==> flow/design.v <==
module master_apb #(parameter ADDR_WIDTH=8, parameter DATA_WIDTH =8, parameter STATE=2 )(
input PCLK,
input PRESETn,
input [ADDR_WIDTH-1:0] apb_write_paddr,
input [DATA_WIDTH-1:0] apb_write_data,
input [ADDR_WIDTH-1:0] apb_read_paddr,
input READ_WRITE,
input PREADY,
input transfer,
input [DATA_WIDTH-1:0] PRDATA,
output PWRITE,
output reg PSEL,
output reg PENABLE,
output [ADDR_WIDTH-1:0] PADDR,
output reg[DATA_WIDTH-1:0] PWDATA,
output reg [DATA_WIDTH-1:0] apb_read_data_out
);
parameter IDLE=2'b00;
parameter SETUP=2'b01;
parameter ACCESS=2'b11;
reg [STATE-1:0] current_state,next_state;
wire [DATA_WIDTH-1:0] temp_read;
always @(posedge PCLK or negedge PRESETn)
begin
if(!PRESETn)
current_state<=IDLE;
else
current_state<=next_state;
end
always @(*)
begin
case (current_state)
IDLE: 
begin
if(transfer==1'b1)
next_state=SETUP;
else
next_state=IDLE;
end
SETUP:
begin
next_state=ACCESS;
end
ACCESS:
begin
if(PREADY==1'b1&&transfer==1'b1)
next_state=SETUP;
else if(PREADY==1'b1&&transfer==1'b0)
next_state=IDLE;
else
next_state=ACCESS;
end
default:
next_state=IDLE;
endcase
end
always@(*)
begin
PWDATA='b0;
case(current_state)
IDLE:
begin
PSEL=1'b0;
PENABLE=1'b0;
end
SETUP:
begin
PSEL=1'b1;
PENABLE=1'b0;
PWDATA=apb_write_data;
end
ACCESS:
begin
PSEL=1'b1;
PENABLE=1'b1;
PWDATA=apb_write_data;
end
default:
begin
PSEL=1'b0;
PENABLE=1'b0;
end
endcase
end
always @(posedge PCLK or negedge PRESETn)
begin
if(!PRESETn)
apb_read_data_out<='b0;
else if (current_state==ACCESS && PWRITE==1'b0)
apb_read_data_out<=PRDATA;
end
assign PWRITE=READ_WRITE;
assign PADDR= READ_WRITE?apb_write_paddr:apb_read_paddr;
endmodule
module RAM_slave #(parameter ADDRESS=8, parameter DATA=8, parameter LOCATION=64, parameter STATES=3)(
input PWRITE,PCLK,PRESETn,
input PSEL1,
input PENABLE,
input [ADDRESS-1:0] paddr,
input [DATA-1:0] pwdata,
output reg [DATA-1:0] prdata,
output reg PREADY
);
parameter IDLE=2'b00;
parameter TRANSFER=2'b01;
parameter WRITE=2'b11;
parameter READ=2'b10;
localparam AW=$clog2(LOCATION);
reg [STATES-1:0] current_state,next_state;
reg [DATA-1:0] memory [0:LOCATION-1];
integer i;
always @(posedge PCLK or negedge PRESETn )
begin
if(!PRESETn)
current_state<=IDLE;
else
current_state<=next_state;
end
always @(*)
begin
case (current_state)
IDLE: 
if(PSEL1==1'b1)
next_state=TRANSFER;
else 
next_state=IDLE;
TRANSFER:
next_state=IDLE;
default:
next_state=IDLE;
endcase
end
always @(*)
if(!PRESETn)
begin
prdata='b0;
PREADY=1'b0;
end
else
begin
    case(current_state)
    IDLE:
    begin
        prdata='b0;
        PREADY=1'b0;
    end
    TRANSFER:
    begin
        PREADY=1'b1;
	if(PWRITE==1'b0)
	if(paddr<LOCATION)
	prdata=memory[paddr[AW-1:0]];
	else
	prdata='b0;	
        else
	 prdata='b0;
    end
default:
begin
prdata='b0;
        PREADY=1'b0;
end
    endcase
end
always @(posedge PCLK or negedge PRESETn)
begin
if(!PRESETn)
begin
    for(i=0;i<LOCATION;i=i+1)
    memory[i]<='b0;
end
else if(current_state==TRANSFER&&PWRITE==1'b1&&paddr<LOCATION)
memory[paddr[AW-1:0]]<=pwdata;
end
endmodule
module apb_top #(parameter ADDRESS=8, parameter DATA =8, parameter LOCATION=64)(
input PCLK,PRESETn,transfer,READ_WRITE,
input [ADDRESS-1:0] apb_write_paddr,apb_read_paddr,
input [DATA-1:0] apb_write_data,
output [DATA-1:0] apb_read_data_out);
wire PWRITE;
wire PREADY;
wire PSEL1;
wire PENABLE;
wire [ADDRESS-1:0] paddr;
wire [DATA-1:0] pwdata,prdata;
master_apb #(.ADDR_WIDTH(ADDRESS),.DATA_WIDTH(DATA)) master(
.PCLK(PCLK),
.PRESETn(PRESETn),
.apb_write_paddr(apb_write_paddr),
.apb_write_data(apb_write_data),
.apb_read_paddr(apb_read_paddr),
.READ_WRITE(READ_WRITE),
.PREADY(PREADY),
.transfer(transfer),
.PRDATA(prdata),
.PWRITE(PWRITE),
.PSEL(PSEL1),
.PENABLE(PENABLE),
.PADDR(paddr),
.PWDATA(pwdata),
.apb_read_data_out(apb_read_data_out));
RAM_slave #(.ADDRESS(ADDRESS),.DATA(DATA), .LOCATION(LOCATION)) slave_dut (
.PWRITE(PWRITE),
.PCLK(PCLK),
.PRESETn(PRESETn),
.PSEL1(PSEL1),
.PENABLE(PENABLE),
.paddr(paddr),
.pwdata(pwdata),
.prdata(prdata),
.PREADY(PREADY)
);
endmodule
Appendix: tool output

* Step by step through the tools: apb_top
Module apb_top before and after one edit of its RTL, step after step. "before" refers to lines of the RTL above, "after" to lines of the edited file. "difference": "after" minus "before" as printed here. "relative change": 100 x difference / "before". Not given: --
Design: top apb_top, clock port PCLK, library sky130hd, library corner tt_025C_1v80

* The edit
Unified diff, file above to edited file. This change comes from a script, not from a designer. The edited design behaves differently; no optimisation was intended.
begin of diff
@@ -176,7 +176,9 @@
 module apb_top #(parameter ADDRESS=8, parameter DATA =8, parameter LOCATION=64)(
 input PCLK,PRESETn,transfer,READ_WRITE,
-input [ADDRESS-1:0] apb_write_paddr,apb_read_paddr,
+input [ADDRESS-1:0] apb_write_paddr,apb_read_paddr_in,
 input [DATA-1:0] apb_write_data,
 output [DATA-1:0] apb_read_data_out);
+reg [ADDRESS-1:0] apb_read_paddr;
+always @(posedge PCLK) apb_read_paddr <= apb_read_paddr_in;
 wire PWRITE;
 wire PREADY;
end of diff

* Word-level counts
Yosys after proc, flatten, opt, wreduce and memory -nomap, before mapping. Print and check cells are not counted.
Bit counts:
- bits in latches | before 0, after 0, difference 0
- bits in registers | before 525, after 533, difference +8, relative change +1.52%
- RAM bits | before 0, after 0, difference 0
- word width x clocked read ports | before 0, after 0, difference 0
- bits in read-only memories | before 0, after 0, difference 0
- word-level cells | before 226, after 227, difference +1, relative change +0.44%
- output and inout port bits | before 8, after 8, difference 0, relative change 0.00%
- memories | before 0, after 0, difference 0
Cells by class:
- multipliers | before 0, after 0, difference 0
- magnitude comparators | before 1, after 1, difference 0, relative change 0.00%
- divide/modulo/power cells | before 0, after 0, difference 0
- bitwise operators | before 2, after 2, difference 0, relative change 0.00%
- equality and inequality tests | before 67, after 67, difference 0, relative change 0.00%
- shift operators | before 0, after 0, difference 0
- muxes and demuxes | before 16, after 16, difference 0, relative change 0.00%
- reduce/logical cells | before 73, after 73, difference 0, relative change 0.00%
- add/sub/neg operators | before 0, after 0, difference 0
Operators by type and width:
- 2-bit AND reduction | before 64, after 64, difference 0, relative change 0.00%
- 6-bit equality test with constant B | before 32, after 32, difference 0, relative change 0.00%
- 6-bit by 5-bit equality test with 1-bit output with constant B | before 16, after 16, difference 0, relative change 0.00%
- 6-bit by 4-bit equality test with 1-bit output with constant B | before 8, after 8, difference 0, relative change 0.00%
- 8-bit 2-to-1 mux | before 6, after 6, difference 0, relative change 0.00%
- 1-bit logical AND | before 5, after 5, difference 0, relative change 0.00%
- 1-bit 2-to-1 mux | before 5, after 5, difference 0, relative change 0.00%
- 6-bit by 3-bit equality test with 1-bit output with constant B | before 4, after 4, difference 0, relative change 0.00%
- 3-bit by 1-bit equality test with 1-bit output with constant B | before 2, after 2, difference 0, relative change 0.00%
- 6-bit by 2-bit equality test with 1-bit output with constant B | before 2, after 2, difference 0, relative change 0.00%
- 2-bit 2-to-1 mux | before 2, after 2, difference 0, relative change 0.00%
- 1-bit inverter | before 2, after 2, difference 0, relative change 0.00%
- 2-bit by 1-bit equality test with 1-bit output with constant B | before 1, after 1, difference 0, relative change 0.00%
- 2-bit equality test with constant B | before 1, after 1, difference 0, relative change 0.00%
- 6-bit by 1-bit equality test with 1-bit output with constant B | before 1, after 1, difference 0, relative change 0.00%
- 2-bit zero test | before 1, after 1, difference 0, relative change 0.00%
- 3-bit zero test | before 1, after 1, difference 0, relative change 0.00%
- 6-bit zero test | before 1, after 1, difference 0, relative change 0.00%
- 8-bit by 7-bit less-than comparator with 1-bit output with constant B | before 1, after 1, difference 0, relative change 0.00%
- 3-bit 2-to-1 mux | before 1, after 1, difference 0, relative change 0.00%
- 2-bit parallel mux with 3-bit select | before 1, after 1, difference 0, relative change 0.00%
- 8-bit parallel mux with 64-bit select | before 1, after 1, difference 0, relative change 0.00%
- 2-bit OR reduction | before 1, after 1, difference 0, relative change 0.00%

* Longest topological paths
Depth = most cells in a row (Yosys ltp): at word level without a register or memory, in the mapped netlist without a sequential cell, where the memories' decode and read muxes count.
Logic depth:
- depth in word-level cells | before 7, after 7, difference 0, relative change 0.00%
- ABC_AREA | before 0, after 0
- gate-level depth with buffers | before 12, after 11, difference -1, relative change -8.33%

* Mapped cells and area
Source: synth_stat.txt of the flow (Yosys; design flattened, memories mapped). It holds for the ABC_AREA given above (unset counts as 0); a run with the other value may have another netlist.
Mapped netlist:
- standard cells after synthesis | before 2388, after 2366, difference -22, relative change -0.92%
- flip-flop cells | before 525, after 533, difference +8, relative change +1.52%
- chip area (Yosys) (sq um) | before 22908.2, after 22785.6, difference -122.6, relative change -0.54%
- buffer cells | before 177, after 172, difference -5, relative change -2.82%
Cells by type:
- sky130_fd_sc_hd__a32oi_1 | before 27, after 45, difference +18, relative change +66.67%
- sky130_fd_sc_hd__a32o_1 | before 26, after 10, difference -16, relative change -61.54%
- sky130_fd_sc_hd__nand2_1 | before 600, after 614, difference +14, relative change +2.33%
- sky130_fd_sc_hd__a221oi_1 | before 31, after 17, difference -14, relative change -45.16%
- sky130_fd_sc_hd__a22oi_1 | before 112, after 125, difference +13, relative change +11.61%
- sky130_fd_sc_hd__nand3_1 | before 46, after 33, difference -13, relative change -28.26%
- sky130_fd_sc_hd__a22o_1 | before 21, after 31, difference +10, relative change +47.62%
- sky130_fd_sc_hd__and4_1 | before 11, after 2, difference -9, relative change -81.82%
- sky130_fd_sc_hd__nand4_1 | before 33, after 25, difference -8, relative change -24.24%
- sky130_fd_sc_hd__dfxtp_1 | before 0, after 8, difference +8
- sky130_fd_sc_hd__o21ai_0 | before 529, after 523, difference -6, relative change -1.13%
- sky130_fd_sc_hd__a21boi_0 | before 6, after 0, difference -6, relative change -100.00%
- sky130_fd_sc_hd__and2_1 | before 9, after 4, difference -5, relative change -55.56%
- sky130_fd_sc_hd__buf_2 | before 23, after 27, difference +4, relative change +17.39%
- sky130_fd_sc_hd__nor3_1 | before 16, after 12, difference -4, relative change -25.00%
- sky130_fd_sc_hd__nor4_1 | before 9, after 13, difference +4, relative change +44.44%
- sky130_fd_sc_hd__buf_4 | before 7, after 3, difference -4, relative change -57.14%
- sky130_fd_sc_hd__a2111oi_0 | before 4, after 0, difference -4, relative change -100.00%
The list need not be complete. The figures by module come from a second, unflattened synthesis with its own total; it is not the netlist above.
Second synthesis, totals:
- cells (unflattened synthesis) | before 1878, after 1886, difference +8, relative change +0.43%
- area (unflattened synthesis) (sq um) | before 24333.3, after 24493.5, difference +160.2, relative change +0.66%
Rows give one instance, submodules left out.
Modules, before:
- RAM_slave | seq. area 12863.6 sq um, area 23715.2 sq um, times used 1, cells 1832
- master_apb | seq. area 276.5 sq um, area 618.1 sq um, times used 1, cells 46
- apb_top | seq. area 0.0 sq um, area 0.0 sq um, times used 1, cells 0
Modules, after:
- RAM_slave | seq. area 12863.6 sq um, area 23715.2 sq um, times used 1, cells 1832
- master_apb | seq. area 276.5 sq um, area 618.1 sq um, times used 1, cells 46
- apb_top | seq. area 160.2 sq um, area 160.2 sq um, times used 1, cells 8

* Path before layout
OpenSTA on the mapped netlist: ideal clock, no wires. The path of least setup slack (recovery checks aside). Input and output delay are each 20% of the period. Register names are those of the netlist, which keeps one name where synthesis merged equal registers.
Path after synthesis:
- path type | before input to register, after input to register
- from | before input READ_WRITE, after input apb_write_paddr[5]
- to | before register master.apb_read_data_out[6], after register master.apb_read_data_out[0]
- input delay (ns) | before 1.000, after 1.000, difference 0.000, relative change 0.00%
- path delay (ns) | before 1.980, after 1.953, difference -0.027, relative change -1.36%
- driving pins on the path | before 9, after 9, difference 0, relative change 0.00%
- period (ns) | before 5.0, after 5.0, difference 0.0, relative change 0.00%
- arrival (ns) | before 2.856, after 2.829, difference -0.027, relative change -0.95%
- path buffers | before 3, after 3, difference 0, relative change 0.00%
- slack (ns) | before 2.021, after 2.047, difference +0.026
- setup time (ns) | before 0.124, after 0.124, difference 0.000
- period reached after synthesis (ns) | before 2.979, after 2.953, difference -0.026, relative change -0.87%
"path delay" = arrival - input delay + setup time. "driving pins on the path": output pins that drive a net of the path, with the launching flip-flop's if there is one; two outputs of one cell count as two. "period reached after synthesis" = period - worst setup slack (recovery checks aside). The figure is calculated, with input and output delays left at 20% of the set period. Between the ends stands the longest chain of elaborated cells between them, by number of cells; it is not shown to be the way that was timed. Of several equally long chains one is given. Each line given opens the expression or statement behind the cell; cells for indexed reads and writes are added by Yosys, which also makes memories of some case tables.
Between the ends, after synthesis, before: cell sequence sky130_fd_sc_hd__buf_6 > sky130_fd_sc_hd__buf_6 > sky130_fd_sc_hd__and3b_1 > sky130_fd_sc_hd__or2_1 > sky130_fd_sc_hd__buf_6 > sky130_fd_sc_hd__a32oi_1 > sky130_fd_sc_hd__nand4_1 > sky130_fd_sc_hd__or4_1 > sky130_fd_sc_hd__o31a_1, cells in the longest elaborated chain 7
Ends and longest elaborated chain, after synthesis, before:
- start, declared | RTL line 177 | input PCLK,PRESETn,transfer,READ_WRITE,
- 8-bit 2-to-1 mux | RTL line 93 | assign PADDR= READ_WRITE?apb_write_paddr:apb_read_paddr;
- 6-bit equality test | RTL line 152 | prdata=memory[paddr[AW-1:0]];
- 8-bit parallel mux with 64-bit select | RTL line 152
- 8-bit 2-to-1 mux | RTL line 151 | if(paddr<LOCATION)
- 8-bit 2-to-1 mux | RTL line 150 | if(PWRITE==1'b0)
- 8-bit 2-to-1 mux | RTL line 141 | case(current_state)
- 8-bit 2-to-1 mux | RTL line 134 | if(!PRESETn)
- end, assigned | RTL line 88 | apb_read_data_out<='b0;
- end, assigned | RTL line 90 | apb_read_data_out<=PRDATA;
- end, declared | RTL line 16 | output reg [DATA_WIDTH-1:0] apb_read_data_out
Between the ends, after synthesis, after: cell sequence sky130_fd_sc_hd__buf_2 > sky130_fd_sc_hd__and3b_1 > sky130_fd_sc_hd__or2_2 > sky130_fd_sc_hd__clkbuf_1 > sky130_fd_sc_hd__clkbuf_1 > sky130_fd_sc_hd__a32o_1 > sky130_fd_sc_hd__a211oi_1 > sky130_fd_sc_hd__nand4_1 > sky130_fd_sc_hd__o31a_1, cells in the longest elaborated chain 7
Ends and longest elaborated chain, after synthesis, after:
- start, declared | RTL line 178 | input [ADDRESS-1:0] apb_write_paddr,apb_read_paddr_in,
- 8-bit 2-to-1 mux | RTL line 93 | assign PADDR= READ_WRITE?apb_write_paddr:apb_read_paddr;
- 6-bit equality test | RTL line 152 | prdata=memory[paddr[AW-1:0]];
- 8-bit parallel mux with 64-bit select | RTL line 152
- 8-bit 2-to-1 mux | RTL line 151 | if(paddr<LOCATION)
- 8-bit 2-to-1 mux | RTL line 150 | if(PWRITE==1'b0)
- 8-bit 2-to-1 mux | RTL line 141 | case(current_state)
- 8-bit 2-to-1 mux | RTL line 134 | if(!PRESETn)
- end, assigned | RTL line 88 | apb_read_data_out<='b0;
- end, assigned | RTL line 90 | apb_read_data_out<=PRDATA;
- end, declared | RTL line 16 | output reg [DATA_WIDTH-1:0] apb_read_data_out

* Path in the finished layout
Path of least setup slack in the final report of the runs of pair A (OpenROAD, finished layout, wires in). Where an end is a register, its clock arrival counts in the times.
Path after layout:
- path type | before input to register, after input to register
- from | before input READ_WRITE, after input READ_WRITE
- to | before register master.apb_read_data_out[7], after register master.apb_read_data_out[6]
- arrival (ns) | before 4.34, after 4.31, difference -0.03, relative change -0.69%
- slack (ns) | before 0.66, after 0.64, difference -0.02
- path buffers | before 3, after 3, difference 0, relative change 0.00%
- driving pins on the path | before 10, after 10, difference 0, relative change 0.00%
- input delay (ns) | before 0.90, after 0.90, difference 0.00, relative change 0.00%
- period (ns) | before 4.5, after 4.5, difference 0.0, relative change 0.00%
- setup time (ns) | before 0.15, after 0.17, difference +0.02
Between the ends stands the longest chain of elaborated cells between them, by number of cells; it is not shown to be the way that was timed. Of several equally long chains one is given.
Between the ends, after layout, before: cell sequence sky130_fd_sc_hd__clkdlybuf4s50_1 > sky130_fd_sc_hd__buf_12 > sky130_fd_sc_hd__or3b_1 > sky130_fd_sc_hd__nand2_1 > sky130_fd_sc_hd__buf_4 > sky130_fd_sc_hd__a22o_1 > sky130_fd_sc_hd__a22oi_1 > sky130_fd_sc_hd__nand4_1 > sky130_fd_sc_hd__nor3_1 > sky130_fd_sc_hd__a41oi_1, cells in the longest elaborated chain 7
Ends and longest elaborated chain, after layout, before:
- start, declared | RTL line 177 | input PCLK,PRESETn,transfer,READ_WRITE,
- 8-bit 2-to-1 mux | RTL line 93 | assign PADDR= READ_WRITE?apb_write_paddr:apb_read_paddr;
- 6-bit equality test | RTL line 152 | prdata=memory[paddr[AW-1:0]];
- 8-bit parallel mux with 64-bit select | RTL line 152
- 8-bit 2-to-1 mux | RTL line 151 | if(paddr<LOCATION)
- 8-bit 2-to-1 mux | RTL line 150 | if(PWRITE==1'b0)
- 8-bit 2-to-1 mux | RTL line 141 | case(current_state)
- 8-bit 2-to-1 mux | RTL line 134 | if(!PRESETn)
- end, assigned | RTL line 88 | apb_read_data_out<='b0;
- end, assigned | RTL line 90 | apb_read_data_out<=PRDATA;
- end, declared | RTL line 16 | output reg [DATA_WIDTH-1:0] apb_read_data_out
Between the ends, after layout, after: cell sequence sky130_fd_sc_hd__clkdlybuf4s50_1 > sky130_fd_sc_hd__buf_4 > sky130_fd_sc_hd__and3b_1 > sky130_fd_sc_hd__o22ai_2 > sky130_fd_sc_hd__nor2_1 > sky130_fd_sc_hd__buf_4 > sky130_fd_sc_hd__a22oi_1 > sky130_fd_sc_hd__nand2_1 > sky130_fd_sc_hd__nor4_1 > sky130_fd_sc_hd__a32oi_1, cells in the longest elaborated chain 7
Ends and longest elaborated chain, after layout, after:
- start, declared | RTL line 177 | input PCLK,PRESETn,transfer,READ_WRITE,
- 8-bit 2-to-1 mux | RTL line 93 | assign PADDR= READ_WRITE?apb_write_paddr:apb_read_paddr;
- 6-bit equality test | RTL line 152 | prdata=memory[paddr[AW-1:0]];
- 8-bit parallel mux with 64-bit select | RTL line 152
- 8-bit 2-to-1 mux | RTL line 151 | if(paddr<LOCATION)
- 8-bit 2-to-1 mux | RTL line 150 | if(PWRITE==1'b0)
- 8-bit 2-to-1 mux | RTL line 141 | case(current_state)
- 8-bit 2-to-1 mux | RTL line 134 | if(!PRESETn)
- end, assigned | RTL line 88 | apb_read_data_out<='b0;
- end, assigned | RTL line 90 | apb_read_data_out<=PRDATA;
- end, declared | RTL line 16 | output reg [DATA_WIDTH-1:0] apb_read_data_out

* Measured runs
Both versions went through the flow (Yosys, OpenROAD) with the same settings in each pair. Constraints: input delay and output delay 20% of the set period each, output load 0.01 pF.
Flow settings, pair A: CORE_UTILIZATION 40, PLACE_DENSITY 0.6, period_ns 4.5, CAP_MARGIN 20, CORE_MARGIN 2, SLEW_MARGIN 20
Measured results, pair A:
- worst slack on setup checks (ns) | before 0.662, after 0.637, difference -0.025
- final setup TNS (ns) | before 0.000, after 0.000, difference 0.000
- area inside the die boundary (sq um) | before 59199.8, after 58888.7, difference -311.1, relative change -0.53%
- standard-cell area after routing (sq um) | before 26683.1, after 26604.3, difference -78.8, relative change -0.30%
- total power of the final layout (mW) | before 9.723, after 10.015, difference +0.292, relative change +3.00%
- cell area after synthesis (sq um) | before 22908.2, after 22785.6, difference -122.6, relative change -0.54%
- final design utilization (%) | before 47.2, after 47.2, difference 0.0
- achieved clock period (ns) | before 3.838, after 3.863, difference +0.025, relative change +0.65%
Flow settings, pair B: CORE_MARGIN 2, CORE_UTILIZATION 65, CTS_CLUSTER_SIZE 27, HOLD_SLACK_MARGIN 0.24, SETUP_SLACK_MARGIN -0.14, TNS_END_PERCENT 35, period_ns 3.51, CAP_MARGIN 20, SLEW_MARGIN 20
Measured results, pair B:
- worst slack on setup checks (ns) | before -0.041, after -0.120, difference -0.079
- final setup TNS (ns) | before -0.041, after -0.120, difference -0.079
- area inside the die boundary (sq um) | before 36760.4, after 36568.9, difference -191.5, relative change -0.52%
- standard-cell area after routing (sq um) | before 28005.6, after 28102.0, difference +96.4, relative change +0.34%
- total power of the final layout (mW) | before 12.542, after 12.610, difference +0.068, relative change +0.54%
- cell area after synthesis (sq um) | before 22908.2, after 22785.6, difference -122.6, relative change -0.54%
- final design utilization (%) | before 80.9, after 81.4, difference +0.5
- achieved clock period (ns) | before 3.551, after 3.630, difference +0.079, relative change +2.22%
- worst hold slack in the final report (ns) | before 0.482, after 0.445, difference -0.037
By "achieved clock period" is meant the clock period of the run minus its worst setup slack. This is arithmetic on one report: input and output delays are still those of the set period (20% each). "total power of the final layout": no workload was simulated; the value follows from the tool's default switching activity.
